==> flow/design.v <==
module bcd (
    start_value,
    reset,
    clock,
    increment,
    convert,
    ready,
    bcd_value,
    int_value,
    num_digits,
    is_invalid
);
    input [33:0] start_value;
    input reset;
    input clock;
    input increment;
    input convert;
    output ready;
    output [43:0] bcd_value;
    output [33:0] int_value;
    output [4:0] num_digits;
    output is_invalid;
    wire _56;
    wire [19:0] _52;
    wire [19:0] _51;
    wire _53;
    wire [15:0] _49;
    wire [15:0] _48;
    wire _50;
    wire [11:0] _46;
    wire [11:0] _45;
    wire _47;
    wire [7:0] _43;
    wire [7:0] _42;
    wire _44;
    wire [3:0] _40;
    wire [3:0] _39;
    wire _41;
    wire [3:0] _34;
    wire [4:0] _35;
    reg _54;
    wire _32;
    wire _55;
    wire _58;
    reg _60;
    wire _1;
    reg _57;
    wire [4:0] _30;
    wire [4:0] _104;
    wire [3:0] _102;
    wire [3:0] _101;
    wire _103;
    wire [4:0] _106;
    wire [4:0] _100;
    wire [3:0] _97;
    wire _99;
    wire [4:0] _107;
    wire [4:0] _96;
    wire [3:0] _93;
    wire _95;
    wire [4:0] _108;
    wire [4:0] _92;
    wire [3:0] _89;
    wire _91;
    wire [4:0] _109;
    wire [4:0] _88;
    wire [3:0] _85;
    wire _87;
    wire [4:0] _110;
    wire [4:0] _84;
    wire [3:0] _81;
    wire _83;
    wire [4:0] _111;
    wire [4:0] _80;
    wire [3:0] _77;
    wire _79;
    wire [4:0] _112;
    wire [4:0] _76;
    wire [3:0] _73;
    wire _75;
    wire [4:0] _113;
    wire [4:0] _72;
    wire [3:0] _69;
    wire _71;
    wire [4:0] _114;
    wire [4:0] _68;
    wire [3:0] _65;
    wire _67;
    wire [4:0] _115;
    wire [4:0] _64;
    wire [3:0] _61;
    wire _63;
    wire [4:0] _116;
    wire [4:0] _117;
    reg [4:0] _118;
    wire [4:0] _3;
    reg [4:0] _31;
    wire [33:0] _119;
    wire [33:0] _123;
    wire [33:0] _124;
    wire [33:0] _121;
    reg [33:0] _126;
    wire [33:0] _5;
    reg [33:0] _120;
    wire [43:0] _37;
    wire [3:0] _341;
    wire [3:0] _342;
    wire [3:0] _338;
    wire _339;
    wire _340;
    wire [3:0] _344;
    wire [3:0] _334;
    wire _331;
    wire _332;
    wire [3:0] _336;
    wire [3:0] _337;
    wire [3:0] _326;
    wire _323;
    wire _324;
    wire [3:0] _328;
    wire [3:0] _329;
    wire [3:0] _318;
    wire _315;
    wire _316;
    wire [3:0] _320;
    wire [3:0] _321;
    wire [3:0] _310;
    wire _307;
    wire _308;
    wire [3:0] _312;
    wire [3:0] _313;
    wire [3:0] _302;
    wire _299;
    wire _300;
    wire [3:0] _304;
    wire [3:0] _305;
    wire [3:0] _294;
    wire _291;
    wire _292;
    wire [3:0] _296;
    wire [3:0] _297;
    wire [3:0] _286;
    wire _283;
    wire _284;
    wire [3:0] _288;
    wire [3:0] _289;
    wire [3:0] _278;
    wire _275;
    wire _276;
    wire [3:0] _280;
    wire [3:0] _281;
    wire [3:0] _270;
    wire _267;
    wire _268;
    wire [3:0] _272;
    wire [3:0] _273;
    wire [3:0] _262;
    wire _259;
    wire _260;
    wire [3:0] _264;
    wire [3:0] _257;
    wire [3:0] _253;
    wire _255;
    wire [3:0] _249;
    wire _251;
    wire [3:0] _245;
    wire _247;
    wire [3:0] _241;
    wire _243;
    wire [3:0] _237;
    wire _239;
    wire [3:0] _233;
    wire _235;
    wire [3:0] _229;
    wire _231;
    wire [3:0] _225;
    wire _227;
    wire [3:0] _221;
    wire _223;
    wire [3:0] _218;
    wire _220;
    wire _224;
    wire _228;
    wire _232;
    wire _236;
    wire _240;
    wire _244;
    wire _248;
    wire _252;
    wire _256;
    wire [3:0] _265;
    wire [43:0] _345;
    wire [32:0] _130;
    wire [33:0] _132;
    wire [33:0] _8;
    wire [33:0] _129;
    reg [33:0] _134;
    wire [33:0] _9;
    reg [33:0] convert_buffer;
    wire _216;
    wire [3:0] _211;
    wire [3:0] _212;
    wire [3:0] _208;
    wire [3:0] _207;
    wire _209;
    wire _210;
    wire [3:0] _213;
    wire [3:0] _205;
    wire [3:0] _200;
    wire _202;
    wire _203;
    wire [3:0] _206;
    wire [3:0] _198;
    wire [3:0] _193;
    wire _195;
    wire _196;
    wire [3:0] _199;
    wire [3:0] _191;
    wire [3:0] _186;
    wire _188;
    wire _189;
    wire [3:0] _192;
    wire [3:0] _184;
    wire [3:0] _179;
    wire _181;
    wire _182;
    wire [3:0] _185;
    wire [3:0] _177;
    wire [3:0] _172;
    wire _174;
    wire _175;
    wire [3:0] _178;
    wire [3:0] _170;
    wire [3:0] _165;
    wire _167;
    wire _168;
    wire [3:0] _171;
    wire [3:0] _163;
    wire [3:0] _158;
    wire _160;
    wire _161;
    wire [3:0] _164;
    wire [3:0] _156;
    wire [3:0] _151;
    wire _153;
    wire _154;
    wire [3:0] _157;
    wire [3:0] _149;
    wire [3:0] _144;
    wire _146;
    wire _147;
    wire [3:0] _150;
    wire [3:0] _142;
    wire [3:0] _137;
    wire _139;
    wire _140;
    wire [3:0] _143;
    wire [43:0] _214;
    wire [42:0] _215;
    wire [43:0] _217;
    wire [43:0] _136;
    reg [43:0] _346;
    wire [43:0] _10;
    reg [43:0] _38;
    wire _364;
    wire [1:0] _25;
    wire vdd;
    wire gnd;
    wire _348;
    reg _349;
    wire _12;
    reg _28;
    wire _29;
    wire [1:0] _362;
    wire [1:0] _59;
    wire [5:0] _359;
    wire [5:0] _350;
    wire _14;
    wire _16;
    wire [5:0] _354;
    wire [5:0] _355;
    wire [5:0] _353;
    reg [5:0] _356;
    wire [5:0] _17;
    reg [5:0] bits_processed;
    wire _360;
    wire [1:0] _361;
    wire [1:0] _133;
    wire [1:0] _125;
    wire _19;
    wire [1:0] _357;
    wire _21;
    wire [1:0] _358;
    reg [1:0] _363;
    wire [1:0] _22;
    (* fsm_encoding="one_hot" *)
    reg [1:0] _26;
    reg _365;
    wire _23;
    assign _56 = 1'b0;
    assign _52 = _38[39:20];
    assign _51 = _38[19:0];
    assign _53 = _51 == _52;
    assign _49 = _38[31:16];
    assign _48 = _38[15:0];
    assign _50 = _48 == _49;
    assign _46 = _38[23:12];
    assign _45 = _38[11:0];
    assign _47 = _45 == _46;
    assign _43 = _38[15:8];
    assign _42 = _38[7:0];
    assign _44 = _42 == _43;
    assign _40 = _38[7:4];
    assign _39 = _38[3:0];
    assign _41 = _39 == _40;
    assign _34 = _31[4:1];
    assign _35 = { _56,
                   _34 };
    always @* begin
        case (_35)
        0:
            _54 <= gnd;
        1:
            _54 <= _41;
        2:
            _54 <= _44;
        3:
            _54 <= _47;
        4:
            _54 <= _50;
        default:
            _54 <= _53;
        endcase
    end
    assign _32 = _31[0:0];
    assign _55 = _32 ? gnd : _54;
    assign _58 = _29 ? _57 : _55;
    always @* begin
        case (_26)
        2'b11:
            _60 <= _58;
        default:
            _60 <= _57;
        endcase
    end
    assign _1 = _60;
    always @(posedge _16) begin
        if (_14)
            _57 <= _56;
        else
            _57 <= _1;
    end
    assign _30 = 5'b00000;
    assign _104 = 5'b00001;
    assign _102 = 4'b0000;
    assign _101 = _38[3:0];
    assign _103 = _101 == _102;
    assign _106 = _103 ? _30 : _104;
    assign _100 = 5'b00010;
    assign _97 = _38[7:4];
    assign _99 = _97 == _102;
    assign _107 = _99 ? _106 : _100;
    assign _96 = 5'b00011;
    assign _93 = _38[11:8];
    assign _95 = _93 == _102;
    assign _108 = _95 ? _107 : _96;
    assign _92 = 5'b00100;
    assign _89 = _38[15:12];
    assign _91 = _89 == _102;
    assign _109 = _91 ? _108 : _92;
    assign _88 = 5'b00101;
    assign _85 = _38[19:16];
    assign _87 = _85 == _102;
    assign _110 = _87 ? _109 : _88;
    assign _84 = 5'b00110;
    assign _81 = _38[23:20];
    assign _83 = _81 == _102;
    assign _111 = _83 ? _110 : _84;
    assign _80 = 5'b00111;
    assign _77 = _38[27:24];
    assign _79 = _77 == _102;
    assign _112 = _79 ? _111 : _80;
    assign _76 = 5'b01000;
    assign _73 = _38[31:28];
    assign _75 = _73 == _102;
    assign _113 = _75 ? _112 : _76;
    assign _72 = 5'b01001;
    assign _69 = _38[35:32];
    assign _71 = _69 == _102;
    assign _114 = _71 ? _113 : _72;
    assign _68 = 5'b01010;
    assign _65 = _38[39:36];
    assign _67 = _65 == _102;
    assign _115 = _67 ? _114 : _68;
    assign _64 = 5'b01011;
    assign _61 = _38[43:40];
    assign _63 = _61 == _102;
    assign _116 = _63 ? _115 : _64;
    assign _117 = _29 ? _116 : _31;
    always @* begin
        case (_26)
        2'b11:
            _118 <= _117;
        default:
            _118 <= _31;
        endcase
    end
    assign _3 = _118;
    always @(posedge _16) begin
        if (_14)
            _31 <= _30;
        else
            _31 <= _3;
    end
    assign _119 = 34'b0000000000000000000000000000000000;
    assign _123 = 34'b0000000000000000000000000000000001;
    assign _124 = _120 + _123;
    assign _121 = _21 ? _8 : _120;
    always @* begin
        case (_26)
        2'b00:
            _126 <= _121;
        2'b10:
            _126 <= _124;
        default:
            _126 <= _120;
        endcase
    end
    assign _5 = _126;
    always @(posedge _16) begin
        if (_14)
            _120 <= _119;
        else
            _120 <= _5;
    end
    assign _37 = 44'b00000000000000000000000000000000000000000000;
    assign _341 = 4'b0001;
    assign _342 = _218 + _341;
    assign _338 = 4'b1001;
    assign _339 = _218 < _338;
    assign _340 = ~ _339;
    assign _344 = _340 ? _102 : _342;
    assign _334 = _221 + _341;
    assign _331 = _221 < _338;
    assign _332 = ~ _331;
    assign _336 = _332 ? _102 : _334;
    assign _337 = _220 ? _336 : _221;
    assign _326 = _225 + _341;
    assign _323 = _225 < _338;
    assign _324 = ~ _323;
    assign _328 = _324 ? _102 : _326;
    assign _329 = _224 ? _328 : _225;
    assign _318 = _229 + _341;
    assign _315 = _229 < _338;
    assign _316 = ~ _315;
    assign _320 = _316 ? _102 : _318;
    assign _321 = _228 ? _320 : _229;
    assign _310 = _233 + _341;
    assign _307 = _233 < _338;
    assign _308 = ~ _307;
    assign _312 = _308 ? _102 : _310;
    assign _313 = _232 ? _312 : _233;
    assign _302 = _237 + _341;
    assign _299 = _237 < _338;
    assign _300 = ~ _299;
    assign _304 = _300 ? _102 : _302;
    assign _305 = _236 ? _304 : _237;
    assign _294 = _241 + _341;
    assign _291 = _241 < _338;
    assign _292 = ~ _291;
    assign _296 = _292 ? _102 : _294;
    assign _297 = _240 ? _296 : _241;
    assign _286 = _245 + _341;
    assign _283 = _245 < _338;
    assign _284 = ~ _283;
    assign _288 = _284 ? _102 : _286;
    assign _289 = _244 ? _288 : _245;
    assign _278 = _249 + _341;
    assign _275 = _249 < _338;
    assign _276 = ~ _275;
    assign _280 = _276 ? _102 : _278;
    assign _281 = _248 ? _280 : _249;
    assign _270 = _253 + _341;
    assign _267 = _253 < _338;
    assign _268 = ~ _267;
    assign _272 = _268 ? _102 : _270;
    assign _273 = _252 ? _272 : _253;
    assign _262 = _257 + _341;
    assign _259 = _257 < _338;
    assign _260 = ~ _259;
    assign _264 = _260 ? _102 : _262;
    assign _257 = _38[43:40];
    assign _253 = _38[39:36];
    assign _255 = _253 == _338;
    assign _249 = _38[35:32];
    assign _251 = _249 == _338;
    assign _245 = _38[31:28];
    assign _247 = _245 == _338;
    assign _241 = _38[27:24];
    assign _243 = _241 == _338;
    assign _237 = _38[23:20];
    assign _239 = _237 == _338;
    assign _233 = _38[19:16];
    assign _235 = _233 == _338;
    assign _229 = _38[15:12];
    assign _231 = _229 == _338;
    assign _225 = _38[11:8];
    assign _227 = _225 == _338;
    assign _221 = _38[7:4];
    assign _223 = _221 == _338;
    assign _218 = _38[3:0];
    assign _220 = _218 == _338;
    assign _224 = _220 ? _223 : gnd;
    assign _228 = _224 ? _227 : gnd;
    assign _232 = _228 ? _231 : gnd;
    assign _236 = _232 ? _235 : gnd;
    assign _240 = _236 ? _239 : gnd;
    assign _244 = _240 ? _243 : gnd;
    assign _248 = _244 ? _247 : gnd;
    assign _252 = _248 ? _251 : gnd;
    assign _256 = _252 ? _255 : gnd;
    assign _265 = _256 ? _264 : _257;
    assign _345 = { _265,
                    _273,
                    _281,
                    _289,
                    _297,
                    _305,
                    _313,
                    _321,
                    _329,
                    _337,
                    _344 };
    assign _130 = convert_buffer[32:0];
    assign _132 = { _130,
                    _56 };
    assign _8 = start_value;
    assign _129 = _21 ? _8 : convert_buffer;
    always @* begin
        case (_26)
        2'b00:
            _134 <= _129;
        2'b01:
            _134 <= _132;
        default:
            _134 <= convert_buffer;
        endcase
    end
    assign _9 = _134;
    always @(posedge _16) begin
        if (_14)
            convert_buffer <= _119;
        else
            convert_buffer <= _9;
    end
    assign _216 = convert_buffer[33:33];
    assign _211 = 4'b0011;
    assign _212 = _207 + _211;
    assign _208 = 4'b0101;
    assign _207 = _38[3:0];
    assign _209 = _207 < _208;
    assign _210 = ~ _209;
    assign _213 = _210 ? _212 : _207;
    assign _205 = _200 + _211;
    assign _200 = _38[7:4];
    assign _202 = _200 < _208;
    assign _203 = ~ _202;
    assign _206 = _203 ? _205 : _200;
    assign _198 = _193 + _211;
    assign _193 = _38[11:8];
    assign _195 = _193 < _208;
    assign _196 = ~ _195;
    assign _199 = _196 ? _198 : _193;
    assign _191 = _186 + _211;
    assign _186 = _38[15:12];
    assign _188 = _186 < _208;
    assign _189 = ~ _188;
    assign _192 = _189 ? _191 : _186;
    assign _184 = _179 + _211;
    assign _179 = _38[19:16];
    assign _181 = _179 < _208;
    assign _182 = ~ _181;
    assign _185 = _182 ? _184 : _179;
    assign _177 = _172 + _211;
    assign _172 = _38[23:20];
    assign _174 = _172 < _208;
    assign _175 = ~ _174;
    assign _178 = _175 ? _177 : _172;
    assign _170 = _165 + _211;
    assign _165 = _38[27:24];
    assign _167 = _165 < _208;
    assign _168 = ~ _167;
    assign _171 = _168 ? _170 : _165;
    assign _163 = _158 + _211;
    assign _158 = _38[31:28];
    assign _160 = _158 < _208;
    assign _161 = ~ _160;
    assign _164 = _161 ? _163 : _158;
    assign _156 = _151 + _211;
    assign _151 = _38[35:32];
    assign _153 = _151 < _208;
    assign _154 = ~ _153;
    assign _157 = _154 ? _156 : _151;
    assign _149 = _144 + _211;
    assign _144 = _38[39:36];
    assign _146 = _144 < _208;
    assign _147 = ~ _146;
    assign _150 = _147 ? _149 : _144;
    assign _142 = _137 + _211;
    assign _137 = _38[43:40];
    assign _139 = _137 < _208;
    assign _140 = ~ _139;
    assign _143 = _140 ? _142 : _137;
    assign _214 = { _143,
                    _150,
                    _157,
                    _164,
                    _171,
                    _178,
                    _185,
                    _192,
                    _199,
                    _206,
                    _213 };
    assign _215 = _214[42:0];
    assign _217 = { _215,
                    _216 };
    assign _136 = _21 ? _37 : _38;
    always @* begin
        case (_26)
        2'b00:
            _346 <= _136;
        2'b01:
            _346 <= _217;
        2'b10:
            _346 <= _345;
        default:
            _346 <= _38;
        endcase
    end
    assign _10 = _346;
    always @(posedge _16) begin
        if (_14)
            _38 <= _37;
        else
            _38 <= _10;
    end
    assign _364 = _21 ? gnd : vdd;
    assign _25 = 2'b00;
    assign vdd = 1'b1;
    assign gnd = 1'b0;
    assign _348 = _29 ? vdd : gnd;
    always @* begin
        case (_26)
        2'b11:
            _349 <= _348;
        default:
            _349 <= _28;
        endcase
    end
    assign _12 = _349;
    always @(posedge _16) begin
        if (_14)
            _28 <= _56;
        else
            _28 <= _12;
    end
    assign _29 = ~ _28;
    assign _362 = _29 ? _26 : _25;
    assign _59 = 2'b11;
    assign _359 = 6'b100001;
    assign _350 = 6'b000000;
    assign _14 = reset;
    assign _16 = clock;
    assign _354 = 6'b000001;
    assign _355 = bits_processed + _354;
    assign _353 = _21 ? _350 : bits_processed;
    always @* begin
        case (_26)
        2'b00:
            _356 <= _353;
        2'b01:
            _356 <= _355;
        default:
            _356 <= bits_processed;
        endcase
    end
    assign _17 = _356;
    always @(posedge _16) begin
        if (_14)
            bits_processed <= _350;
        else
            bits_processed <= _17;
    end
    assign _360 = bits_processed == _359;
    assign _361 = _360 ? _59 : _26;
    assign _133 = 2'b01;
    assign _125 = 2'b10;
    assign _19 = increment;
    assign _357 = _19 ? _125 : _26;
    assign _21 = convert;
    assign _358 = _21 ? _133 : _357;
    always @* begin
        case (_26)
        2'b00:
            _363 <= _358;
        2'b01:
            _363 <= _361;
        2'b10:
            _363 <= _59;
        2'b11:
            _363 <= _362;
        default:
            _363 <= _26;
        endcase
    end
    assign _22 = _363;
    always @(posedge _16) begin
        if (_14)
            _26 <= _25;
        else
            _26 <= _22;
    end
    always @* begin
        case (_26)
        2'b00:
            _365 <= _364;
        default:
            _365 <= gnd;
        endcase
    end
    assign _23 = _365;
    assign ready = _23;
    assign bcd_value = _38;
    assign int_value = _120;
    assign num_digits = _31;
    assign is_invalid = _57;
endmodule
module aoc (
    data_value,
    data_valid,
    reset,
    clock,
    puzzle,
    result_valid,
    result_value,
    data_ready,
    debug
);
    input [63:0] data_value;
    input data_valid;
    input reset;
    input clock;
    input [4:0] puzzle;
    output result_valid;
    output [63:0] result_value;
    output data_ready;
    output [1:0] debug;
    wire [1:0] _29;
    wire [1:0] _63;
    wire [1:0] _59;
    wire [1:0] _58;
    wire [1:0] _60;
    wire [1:0] _61;
    wire [1:0] _62;
    wire [1:0] _64;
    wire [1:0] _66;
    wire [1:0] _67;
    wire [1:0] _1;
    reg [1:0] _30;
    wire _68;
    wire _72;
    wire _70;
    wire _71;
    wire _73;
    wire _74;
    wire _3;
    reg _69;
    wire [63:0] _89;
    wire [33:0] _79;
    wire [29:0] _78;
    wire [63:0] _80;
    wire [63:0] _81;
    wire _77;
    wire [63:0] _82;
    wire [63:0] _83;
    wire [63:0] _84;
    wire [63:0] _85;
    wire [63:0] _86;
    wire [63:0] _87;
    wire [63:0] _88;
    wire [63:0] _5;
    reg [63:0] invalid_sum;
    wire [63:0] _91;
    wire [63:0] _92;
    wire [63:0] _93;
    wire [63:0] _94;
    wire [63:0] _95;
    wire [63:0] _6;
    reg [63:0] _90;
    wire _150;
    wire _151;
    wire _152;
    wire [33:0] _33;
    wire [33:0] _146;
    wire [33:0] _147;
    wire [33:0] _142;
    wire [33:0] _143;
    wire [33:0] _144;
    wire [63:0] _9;
    wire [33:0] _136;
    wire _11;
    wire [33:0] _137;
    wire [33:0] _133;
    wire [33:0] _134;
    wire _126;
    wire [33:0] _97;
    wire [33:0] _96;
    wire [33:0] _98;
    wire [33:0] _99;
    wire [33:0] _100;
    wire [33:0] _101;
    wire [33:0] _12;
    reg [33:0] range;
    wire [33:0] _118;
    wire _56;
    wire _102;
    wire _103;
    wire _104;
    wire _105;
    wire _106;
    wire _107;
    wire _13;
    reg _51;
    wire gnd;
    wire _109;
    wire _110;
    wire _111;
    wire _112;
    wire _14;
    reg _49;
    wire _16;
    wire _18;
    wire [84:0] _52;
    wire _53;
    wire _54;
    wire _57;
    wire [33:0] _119;
    wire [33:0] _116;
    wire [33:0] _120;
    wire [33:0] _121;
    wire [33:0] _122;
    wire [33:0] _123;
    wire [33:0] _124;
    wire [33:0] _19;
    reg [33:0] range_counter;
    wire _47;
    wire _127;
    wire vdd;
    wire _108;
    wire _125;
    wire _128;
    wire _129;
    wire _130;
    wire _131;
    wire _20;
    reg _40;
    wire _42;
    wire [33:0] _135;
    wire [33:0] _138;
    wire [33:0] _139;
    wire [33:0] _140;
    wire [33:0] _21;
    reg [33:0] _36;
    wire _38;
    wire [33:0] _145;
    wire [33:0] _148;
    wire [33:0] _149;
    wire [33:0] _22;
    reg [33:0] _32;
    wire _34;
    wire _153;
    wire [4:0] _27;
    wire [4:0] _24;
    wire _28;
    wire _154;
    wire _25;
    reg _114;
    assign _29 = 2'b00;
    assign _63 = 2'b01;
    assign _59 = 2'b11;
    assign _58 = 2'b10;
    assign _60 = _57 ? _59 : _58;
    assign _61 = _47 ? _60 : _30;
    assign _62 = _42 ? _61 : _30;
    assign _64 = _38 ? _63 : _62;
    assign _66 = _34 ? _29 : _64;
    assign _67 = _28 ? _66 : _30;
    assign _1 = _67;
    always @(posedge _18) begin
        if (_16)
            _30 <= _29;
        else
            _30 <= _1;
    end
    assign _68 = 1'b0;
    assign _72 = _11 ? gnd : vdd;
    assign _70 = _11 ? gnd : vdd;
    assign _71 = _38 ? _70 : gnd;
    assign _73 = _34 ? _72 : _71;
    assign _74 = _28 ? _73 : _69;
    assign _3 = _74;
    always @(posedge _18) begin
        if (_16)
            _69 <= _68;
        else
            _69 <= _3;
    end
    assign _89 = 64'b0000000000000000000000000000000000000000000000000000000000000000;
    assign _79 = _52[78:45];
    assign _78 = 30'b000000000000000000000000000000;
    assign _80 = { _78,
                   _79 };
    assign _81 = invalid_sum + _80;
    assign _77 = _52[84:84];
    assign _82 = _77 ? _81 : invalid_sum;
    assign _83 = _57 ? _82 : invalid_sum;
    assign _84 = _47 ? _83 : invalid_sum;
    assign _85 = _42 ? _84 : invalid_sum;
    assign _86 = _38 ? invalid_sum : _85;
    assign _87 = _34 ? invalid_sum : _86;
    assign _88 = _28 ? _87 : invalid_sum;
    assign _5 = _88;
    always @(posedge _18) begin
        if (_16)
            invalid_sum <= _89;
        else
            invalid_sum <= _5;
    end
    assign _91 = _47 ? _90 : invalid_sum;
    assign _92 = _42 ? _91 : _90;
    assign _93 = _38 ? _90 : _92;
    assign _94 = _34 ? _90 : _93;
    assign _95 = _28 ? _94 : _90;
    assign _6 = _95;
    always @(posedge _18) begin
        if (_16)
            _90 <= _89;
        else
            _90 <= _6;
    end
    assign _150 = _47 ? gnd : vdd;
    assign _151 = _42 ? _150 : gnd;
    assign _152 = _38 ? _114 : _151;
    assign _33 = 34'b0000000000000000000000000000000000;
    assign _146 = _9[33:0];
    assign _147 = _11 ? _146 : _32;
    assign _142 = _114 ? _33 : _32;
    assign _143 = _47 ? _32 : _142;
    assign _144 = _42 ? _143 : _32;
    assign _9 = data_value;
    assign _136 = _9[33:0];
    assign _11 = data_valid;
    assign _137 = _11 ? _136 : _36;
    assign _133 = _114 ? _33 : _36;
    assign _134 = _47 ? _36 : _133;
    assign _126 = _114 ? gnd : _125;
    assign _97 = 34'b0000000000000000000000000000000001;
    assign _96 = _36 - _32;
    assign _98 = _96 + _97;
    assign _99 = _38 ? range : _98;
    assign _100 = _34 ? range : _99;
    assign _101 = _28 ? _100 : range;
    assign _12 = _101;
    always @(posedge _18) begin
        if (_16)
            range <= _33;
        else
            range <= _12;
    end
    assign _118 = range_counter + _97;
    assign _56 = _51 == gnd;
    assign _102 = _57 ? vdd : gnd;
    assign _103 = _47 ? _102 : gnd;
    assign _104 = _42 ? _103 : gnd;
    assign _105 = _38 ? _51 : _104;
    assign _106 = _34 ? _51 : _105;
    assign _107 = _28 ? _106 : _51;
    assign _13 = _107;
    always @(posedge _18) begin
        if (_16)
            _51 <= _68;
        else
            _51 <= _13;
    end
    assign gnd = 1'b0;
    assign _109 = _108 ? vdd : gnd;
    assign _110 = _38 ? _49 : _109;
    assign _111 = _34 ? _49 : _110;
    assign _112 = _28 ? _111 : _49;
    assign _14 = _112;
    always @(posedge _18) begin
        if (_16)
            _49 <= _68;
        else
            _49 <= _14;
    end
    assign _16 = reset;
    assign _18 = clock;
    bcd
        bcd
        ( .clock(_18),
          .reset(_16),
          .convert(_49),
          .start_value(_32),
          .increment(_51),
          .ready(_52[0:0]),
          .bcd_value(_52[44:1]),
          .int_value(_52[78:45]),
          .num_digits(_52[83:79]),
          .is_invalid(_52[84:84]) );
    assign _53 = _52[0:0];
    assign _54 = _53 == vdd;
    assign _57 = _54 & _56;
    assign _119 = _57 ? _118 : range_counter;
    assign _116 = _114 ? _33 : range_counter;
    assign _120 = _47 ? _119 : _116;
    assign _121 = _42 ? _120 : range_counter;
    assign _122 = _38 ? range_counter : _121;
    assign _123 = _34 ? range_counter : _122;
    assign _124 = _28 ? _123 : range_counter;
    assign _19 = _124;
    always @(posedge _18) begin
        if (_16)
            range_counter <= _33;
        else
            range_counter <= _19;
    end
    assign _47 = range_counter < range;
    assign _127 = _47 ? _125 : _126;
    assign vdd = 1'b1;
    assign _108 = ~ _40;
    assign _125 = _108 ? vdd : _40;
    assign _128 = _42 ? _127 : _125;
    assign _129 = _38 ? _40 : _128;
    assign _130 = _34 ? _40 : _129;
    assign _131 = _28 ? _130 : _40;
    assign _20 = _131;
    always @(posedge _18) begin
        if (_16)
            _40 <= _68;
        else
            _40 <= _20;
    end
    assign _42 = _40 == vdd;
    assign _135 = _42 ? _134 : _36;
    assign _138 = _38 ? _137 : _135;
    assign _139 = _34 ? _36 : _138;
    assign _140 = _28 ? _139 : _36;
    assign _21 = _140;
    always @(posedge _18) begin
        if (_16)
            _36 <= _33;
        else
            _36 <= _21;
    end
    assign _38 = _36 == _33;
    assign _145 = _38 ? _32 : _144;
    assign _148 = _34 ? _147 : _145;
    assign _149 = _28 ? _148 : _32;
    assign _22 = _149;
    always @(posedge _18) begin
        if (_16)
            _32 <= _33;
        else
            _32 <= _22;
    end
    assign _34 = _32 == _33;
    assign _153 = _34 ? _114 : _152;
    assign _27 = 5'b00100;
    assign _24 = puzzle;
    assign _28 = _24 == _27;
    assign _154 = _28 ? _153 : _114;
    assign _25 = _154;
    always @(posedge _18) begin
        if (_16)
            _114 <= _68;
        else
            _114 <= _25;
    end
    assign result_valid = _114;
    assign result_value = _90;
    assign data_ready = _69;
    assign debug = _30;
endmodule
module aoc_top (
    puzzle,
    data_value,
    data_valid,
    reset,
    clock,
    result_valid,
    result_value,
    data_ready,
    debug
);
    input [4:0] puzzle;
    input [63:0] data_value;
    input data_valid;
    input reset;
    input clock;
    output result_valid;
    output [63:0] result_value;
    output data_ready;
    output [1:0] debug;
    wire [1:0] _16;
    wire _17;
    wire [63:0] _18;
    wire [4:0] _5;
    wire [63:0] _7;
    wire _9;
    wire _11;
    wire _13;
    wire [67:0] _15;
    wire _19;
    assign _16 = _15[67:66];
    assign _17 = _15[65:65];
    assign _18 = _15[64:1];
    assign _5 = puzzle;
    assign _7 = data_value;
    assign _9 = data_valid;
    assign _11 = reset;
    assign _13 = clock;
    aoc
        aoc
        ( .clock(_13),
          .reset(_11),
          .data_valid(_9),
          .data_value(_7),
          .puzzle(_5),
          .result_valid(_15[0:0]),
          .result_value(_15[64:1]),
          .data_ready(_15[65:65]),
          .debug(_15[67:66]) );
    assign _19 = _15[0:0];
    assign result_valid = _19;
    assign result_value = _18;
    assign data_ready = _17;
    assign debug = _16;
endmodule
module aoc_day2 (
    input         clock,
    input         reset,
    input  [63:0] data_value,
    input         data_valid,
    output        data_ready,
    output        result_valid,
    output [63:0] result_value
);
    wire [1:0] debug_unused;
    aoc aoc (
        .clock        (clock),
        .reset        (reset),
        .puzzle       (5'b00100),
        .data_value   (data_value),
        .data_valid   (data_valid),
        .data_ready   (data_ready),
        .result_valid (result_valid),
        .result_value (result_value),
        .debug        (debug_unused)
    );
endmodule
--- tool output ---
### From RTL to reports: aoc_day2

Each step is given for the RTL above and for the edited RTL.
"before" refers to lines of the RTL above, "after" to lines of the edited file.
"difference" is "after" less "before", of the values as shown.
Operators: Yosys type, input widths -> output width; for muxes data width and select width s.
Cell names lack the library's common part.
The mark -- stands for no value.

* top: aoc_day2
* clock port: clock
* cell library: sky130hd
* timing corner: tt_025C_1v80

### Edit of the RTL

Unified diff, file above to edited file.
The edited RTL no longer does the same as the RTL above: the edit was made by script, with no optimisation intended.

```diff
@@ -1159,4 +1159,7 @@
 );
     wire [1:0] debug_unused;
+    wire [63:0] result_value_a, result_value_b;
+    wire [1:0] debug_unused_a, debug_unused_b;
+    wire data_ready_a, data_ready_b;
     aoc aoc (
         .clock        (clock),
@@ -1165,8 +1168,14 @@
         .data_value   (data_value),
         .data_valid   (data_valid),
-        .data_ready   (data_ready),
+        .data_ready   (data_ready_a),
         .result_valid (result_valid),
-        .result_value (result_value),
-        .debug        (debug_unused)
+        .result_value (result_value_a),
+        .debug        (debug_unused_a)
     );
+    aoc aoc_alt (.clock(clock), .reset(reset), .puzzle(5'b00100), .data_value(~data_value),
+        .data_valid(data_valid), .data_ready(data_ready_b), .result_value(result_value_b),
+        .debug(debug_unused_b));
+    assign result_value = result_value_a ^ result_value_b;
+    assign debug_unused = debug_unused_a ^ debug_unused_b;
+    assign data_ready = data_ready_a ^ data_ready_b;
 endmodule
```

### Elaborated design

Yosys after proc, flatten, opt, wreduce and memory -nomap, before mapping. Memory bits, and registers merged into a memory's read port (data or address), are not among the register bits. Print and check cells are not counted. Equal cells are merged and count once.

Word-level totals
* flip-flop bits (word level): before 396, after 792, difference +396
* bits in latches: before 0, after 0, difference 0
* RAM bits: before 0, after 0, difference 0
* ROM bits: before 0, after 0, difference 0
* word width x clocked read ports: before 0, after 0, difference 0
* memory cells: before 0, after 0, difference 0
* bits of input ports: before 67, after 67, difference 0
* output and inout bits: before 66, after 66, difference 0
* word-level cells: before 264, after 530, difference +266

Operators by class
* add/subtract/negate cells: before 28, after 56, difference +28
* $mul: before 0, after 0, difference 0
* div/mod/pow operators: before 0, after 0, difference 0
* magnitude comparators: before 23, after 46, difference +23
* equal/unequal tests: before 43, after 86, difference +43
* shifts and indexed selects: before 0, after 0, difference 0
* mux-type cells: before 90, after 179, difference +89
* bitwise logic cells: before 6, after 15, difference +9
* reductions and logical operators: before 45, after 90, difference +45

Operators with widths
* $mux 4: before 35, after 70, difference +35
* $mux 1: before 26, after 51, difference +25
* $ne 2x2->1 const B: before 17, after 34, difference +17
* $add 4x1->4 const B: before 11, after 22, difference +11
* $logic_not 4->1: before 11, after 22, difference +11
* $lt 4x3->1 const B: before 11, after 22, difference +11
* $lt 4x4->1 const B: before 11, after 22, difference +11
* $reduce_and 3->1: before 11, after 22, difference +11
* $add 4x2->4 const B: before 10, after 20, difference +10
* $eq 4x4->1 const B: before 10, after 20, difference +10
* $mux 34: before 10, after 20, difference +10
* $reduce_bool 2->1: before 7, after 14, difference +7
* $mux 2: before 6, after 12, difference +6
* $reduce_and 2->1: before 6, after 12, difference +6
* $mux 3: before 5, after 10, difference +5
* $not 1->1: before 5, after 10, difference +5
* $add 34x1->34 const B: before 3, after 6, difference +3
* $reduce_and 5->1: before 3, after 6, difference +3
* $eq 2x2->1 const B: before 2, after 4, difference +2
* $eq 4x2->1 const B: before 2, after 4, difference +2
* $logic_not 34->1: before 2, after 4, difference +2
* $ne 2x1->1 const B: before 2, after 4, difference +2
* $pmux 34 s2: before 2, after 4, difference +2
* $add 3x2->3 const B: before 1, after 2, difference +1
* $add 6x1->6 const B: before 1, after 2, difference +1
* $add 64x34->64: before 1, after 2, difference +1
* $and 1x1->1: before 1, after 2, difference +1
* $eq 12x12->1: before 1, after 2, difference +1

Not every row of either side is listed.

### Longest topological paths

Yosys ltp: most cells in a row. Word level: on the elaborated netlist, between registers, memories and ports. Mapped: between sequential cells and ports; inverters and the memories' decode and read muxes count.

Depth
* word-level depth: before 12, after 12, difference 0
* ABC_AREA: before 0, after 0
* mapped depth: before 14, after 14, difference 0

### Netlist

Source: synth_stat.txt of the flow (Yosys; design flattened, memories mapped). It holds for the ABC_AREA given above (unset counts as 0); a run with the other value may have another netlist.

Cell types
* dfxtp_1: before 397, after 794, difference +397
* nor2_1: before 219, after 541, difference +322
* nand2_1: before 451, after 760, difference +309
* a21oi_1: before 356, after 589, difference +233
* o21ai_0: before 146, after 326, difference +180
* ha_1: before 169, after 338, difference +169
* inv_1: before 138, after 288, difference +150
* clkbuf_1: before 152, after 301, difference +149
* a211oi_1: before 67, after 195, difference +128
* xor2_1: before 50, after 157, difference +107
* xnor2_1: before 80, after 177, difference +97
* mux2i_1: before 54, after 150, difference +96
* or4_1: before 24, after 93, difference +69
* a21o_1: before 40, after 104, difference +64
* a22oi_1: before 16, after 80, difference +64
* nor3_1: before 45, after 99, difference +54
* nand3_1: before 127, after 180, difference +53
* nor4_1: before 35, after 80, difference +45

Not every row of either side is listed.

Mapped netlist
* cells in the netlist: before 3083, after 6138, difference +3055
* synthesis area (um2): before 23933.0, after 48169.9, difference +24236.9
* sequential part of the area (um2): before 7947.6, after 15895.2, difference +7947.6
* flip-flop cells: before 397, after 794, difference +397
* buffer cells: before 190, after 386, difference +196

By module: a second synthesis without flattening, with its own total; a netlist apart from the flattened one above.

Second synthesis, totals
* cells (unflattened synthesis): before 3025, after 6167, difference +3142
* area (unflattened synthesis) (um2): before 23954.2, after 48622.9, difference +24668.7

Rows give one instance, submodules left out.

Modules, before
* aoc: times used 1, cells 1871, area 14959.3 um2, sequential area 5425.2 um2
* bcd: times used 1, cells 1152, area 8987.4 um2, sequential area 2562.5 um2
* aoc_day2: times used 1, cells 2, area 7.5 um2, sequential area 0.0 um2

Modules, after
* aoc: times used 2, cells 1866, area 14915.6 um2, sequential area 5425.2 um2
* bcd: times used 2, cells 1152, area 8987.4 um2, sequential area 2562.5 um2
* aoc_day2: times used 1, cells 131, area 817.0 um2, sequential area 0.0 um2

### Worst setup path after synthesis

Source: OpenSTA report_checks on the synthesized netlist (no wires, ideal clock, input and output delay 20% of the period each), path of least setup slack; recovery checks are left aside. Register names are those of the netlist, which keeps one name where synthesis merged equal registers.

Timing after synthesis
* path type: before register to register, after register to register
* start point: before register aoc._32[17], after register aoc_alt._36[1]
* end point: before register aoc.range[32], after register aoc_alt.range[33]
* period (ns): before 5.0, after 5.0, difference 0.0
* library setup time (ns): before 0.122, after 0.117, difference -0.005
* launch time at the first pin (ns): before 0.000, after 0.000, difference 0.000
* data arrival time (ns): before 2.970, after 3.232, difference +0.262
* required time (ns): before 4.878, after 4.883, difference +0.005
* setup slack (ns): before 1.908, after 1.650, difference -0.258
* delay of the path (ns): before 3.092, after 3.349, difference +0.257
* stages on the path: before 13, after 15, difference +2
* buffers on the path: before 0, after 0, difference 0
* synthesis period reached (ns): before 3.092, after 3.35, difference +0.258

"delay of the path" = arrival - input delay + setup time.
"stages on the path" counts driving pins, that of a launching flip-flop among them; a cell with two outputs on the path counts twice.
"synthesis period reached" is the clock period less the worst setup slack; recovery checks do not enter. This is arithmetic on one report: input and output delays are still those of the set period (20% each).
The rows between start and end are the longest chain of elaborated cells between them; the timing report does not say that the signal goes this way. Where chains are equally long, one stands for them.
Each line given opens the expression or statement behind the cell; cells for indexed reads and writes are added by Yosys, which also makes memories of some case tables.

Between the ends, after synthesis, before:
* cells stage by stage: dfxtp_1 -> inv_1 -> ha_1 -> ha_1 -> a21o_1 -> a31o_2 -> a211oi_1 -> o211ai_1 -> a2111oi_1 -> o31ai_1 -> nand3_1 -> mux2i_1 -> a311o_1
* cells in the longest elaborated chain: 3
* elaborated cells on any way between the ends: 5
* those cells by class: 2 x add/sub; 1 x logic; 2 x reduce/logical

RTL lines, path after synthesis, before
* start: declaration: RTL line 880 `reg [33:0] _32;`
* start: assignment: RTL line 1074 `_32 <= _33;`
* start: assignment: RTL line 1076 `_32 <= _22;`
* $logic_not 34->1: RTL line 1078 `assign _34 = _32 == _33;`
* $not 1->1
* $reduce_and 2->1
* end: assignment: RTL line 977 `range <= _33;`
* end: assignment: RTL line 979 `range <= _12;`
* end: declaration: RTL line 824 `reg [33:0] range;`

Between the ends, after synthesis, after:
* cells stage by stage: dfxtp_1 -> inv_1 -> ha_1 -> inv_1 -> ha_1 -> fa_1 -> a21o_1 -> a221oi_2 -> o22ai_1 -> o31ai_1 -> a31oi_1 -> o22ai_2 -> o21ai_0 -> or4_1 -> a32o_1
* cells in the longest elaborated chain: 3
* elaborated cells on any way between the ends: 5
* those cells by class: 2 x add/sub; 1 x logic; 2 x reduce/logical

RTL lines, path after synthesis, after
* start: declaration: RTL line 874 `reg [33:0] _36;`
* start: assignment: RTL line 1063 `_36 <= _33;`
* start: assignment: RTL line 1065 `_36 <= _21;`
* $logic_not 34->1: RTL line 1067 `assign _38 = _36 == _33;`
* $not 1->1
* $reduce_and 2->1
* end: assignment: RTL line 977 `range <= _33;`
* end: assignment: RTL line 979 `range <= _12;`
* end: declaration: RTL line 824 `reg [33:0] range;`

### Path in the finished layout

From the final timing report of each run of pair A: the path of least setup slack in the routed layout; clock arrival at registers is part of the times.

Timing post-layout
* path type: before register to register, after register to register
* start point: before register aoc._32[1], after register aoc_alt._36[1]
* end point: before register aoc.range[32], after register aoc_alt.range[33]
* period (ns): before 3.93, after 3.93, difference 0.00
* library setup time (ns): before 0.11, after 0.11, difference 0.00
* launch time at the first pin (ns): before 0.60, after 0.69, difference +0.09
* data arrival time (ns): before 4.10, after 4.31, difference +0.21
* required time (ns): before 4.40, after 4.51, difference +0.11
* setup slack (ns): before 0.30, after 0.19, difference -0.11
* stages on the path: before 13, after 15, difference +2
* buffers on the path: before 0, after 0, difference 0

The rows between start and end are the longest chain of elaborated cells between them; the timing report does not say that the signal goes this way. Where chains are equally long, one stands for them.

Between the ends, post-layout, before:
* cells stage by stage: dfxtp_1 -> ha_1 -> inv_1 -> ha_1 -> a21o_1 -> a21oi_1 -> or4_1 -> a21oi_1 -> a2111oi_2 -> o31ai_1 -> nand3_1 -> mux2i_1 -> a311o_1
* cells in the longest elaborated chain: 3
* elaborated cells on any way between the ends: 5
* those cells by class: 2 x add/sub; 1 x logic; 2 x reduce/logical

RTL lines, path post-layout, before
* start: declaration: RTL line 880 `reg [33:0] _32;`
* start: assignment: RTL line 1074 `_32 <= _33;`
* start: assignment: RTL line 1076 `_32 <= _22;`
* $logic_not 34->1: RTL line 1078 `assign _34 = _32 == _33;`
* $not 1->1
* $reduce_and 2->1
* end: assignment: RTL line 977 `range <= _33;`
* end: assignment: RTL line 979 `range <= _12;`
* end: declaration: RTL line 824 `reg [33:0] range;`

Between the ends, post-layout, after:
* cells stage by stage: dfxtp_1 -> inv_1 -> ha_1 -> inv_1 -> ha_1 -> fa_1 -> a21o_1 -> a221oi_2 -> o22ai_1 -> o31ai_2 -> a31oi_1 -> o22ai_2 -> o21ai_0 -> or4_1 -> a32o_1
* cells in the longest elaborated chain: 3
* elaborated cells on any way between the ends: 5
* those cells by class: 2 x add/sub; 1 x logic; 2 x reduce/logical

RTL lines, path post-layout, after
* start: declaration: RTL line 874 `reg [33:0] _36;`
* start: assignment: RTL line 1063 `_36 <= _33;`
* start: assignment: RTL line 1065 `_36 <= _21;`
* $logic_not 34->1: RTL line 1067 `assign _38 = _36 == _33;`
* $not 1->1
* $reduce_and 2->1
* end: assignment: RTL line 977 `range <= _33;`
* end: assignment: RTL line 979 `range <= _12;`
* end: declaration: RTL line 824 `reg [33:0] range;`

### Layout results

Runs of the flow (Yosys, OpenROAD) on both versions; the two runs of a pair have the same settings. The constraints put input and output delay at 20% of the set period each and load the outputs with 0.01 pF.

Flow settings, pair A:
* period_ns: 3.93
* CAP_MARGIN: 20
* CORE_MARGIN: 2
* CORE_UTILIZATION: 40
* SLEW_MARGIN: 20

Measured results, pair A
* synthesized cell area (um2): before 23933.0, after 48169.9, difference +24236.9
* area of the die (um2): before 61804.4, after 123215.0, difference +61410.6
* standard-cell area of the final layout (um2): before 27249.9, after 54385.9, difference +27136.0
* post-route utilization: before 0.461, after 0.455, difference -0.006
* worst setup slack after layout (ns): before 0.302, after 0.192, difference -0.110
* sum of negative setup slack (ns): before 0.000, after 0.000, difference 0.000
* lowest hold slack (ns): before 0.450, after 0.454, difference +0.004
* total power after layout (uW): before 18864, after 41089, difference +22225
* period reached (ns): before 3.628, after 3.738, difference +0.110

By "period reached" is meant the clock period of the run minus its worst setup slack. This is arithmetic on one report: input and output delays are still those of the set period (20% each).
By "total power after layout" is meant OpenSTA's value without simulated activity: inputs other than the clock are taken to toggle once in ten clock periods, and the tool carries that through the logic.
--- end ---
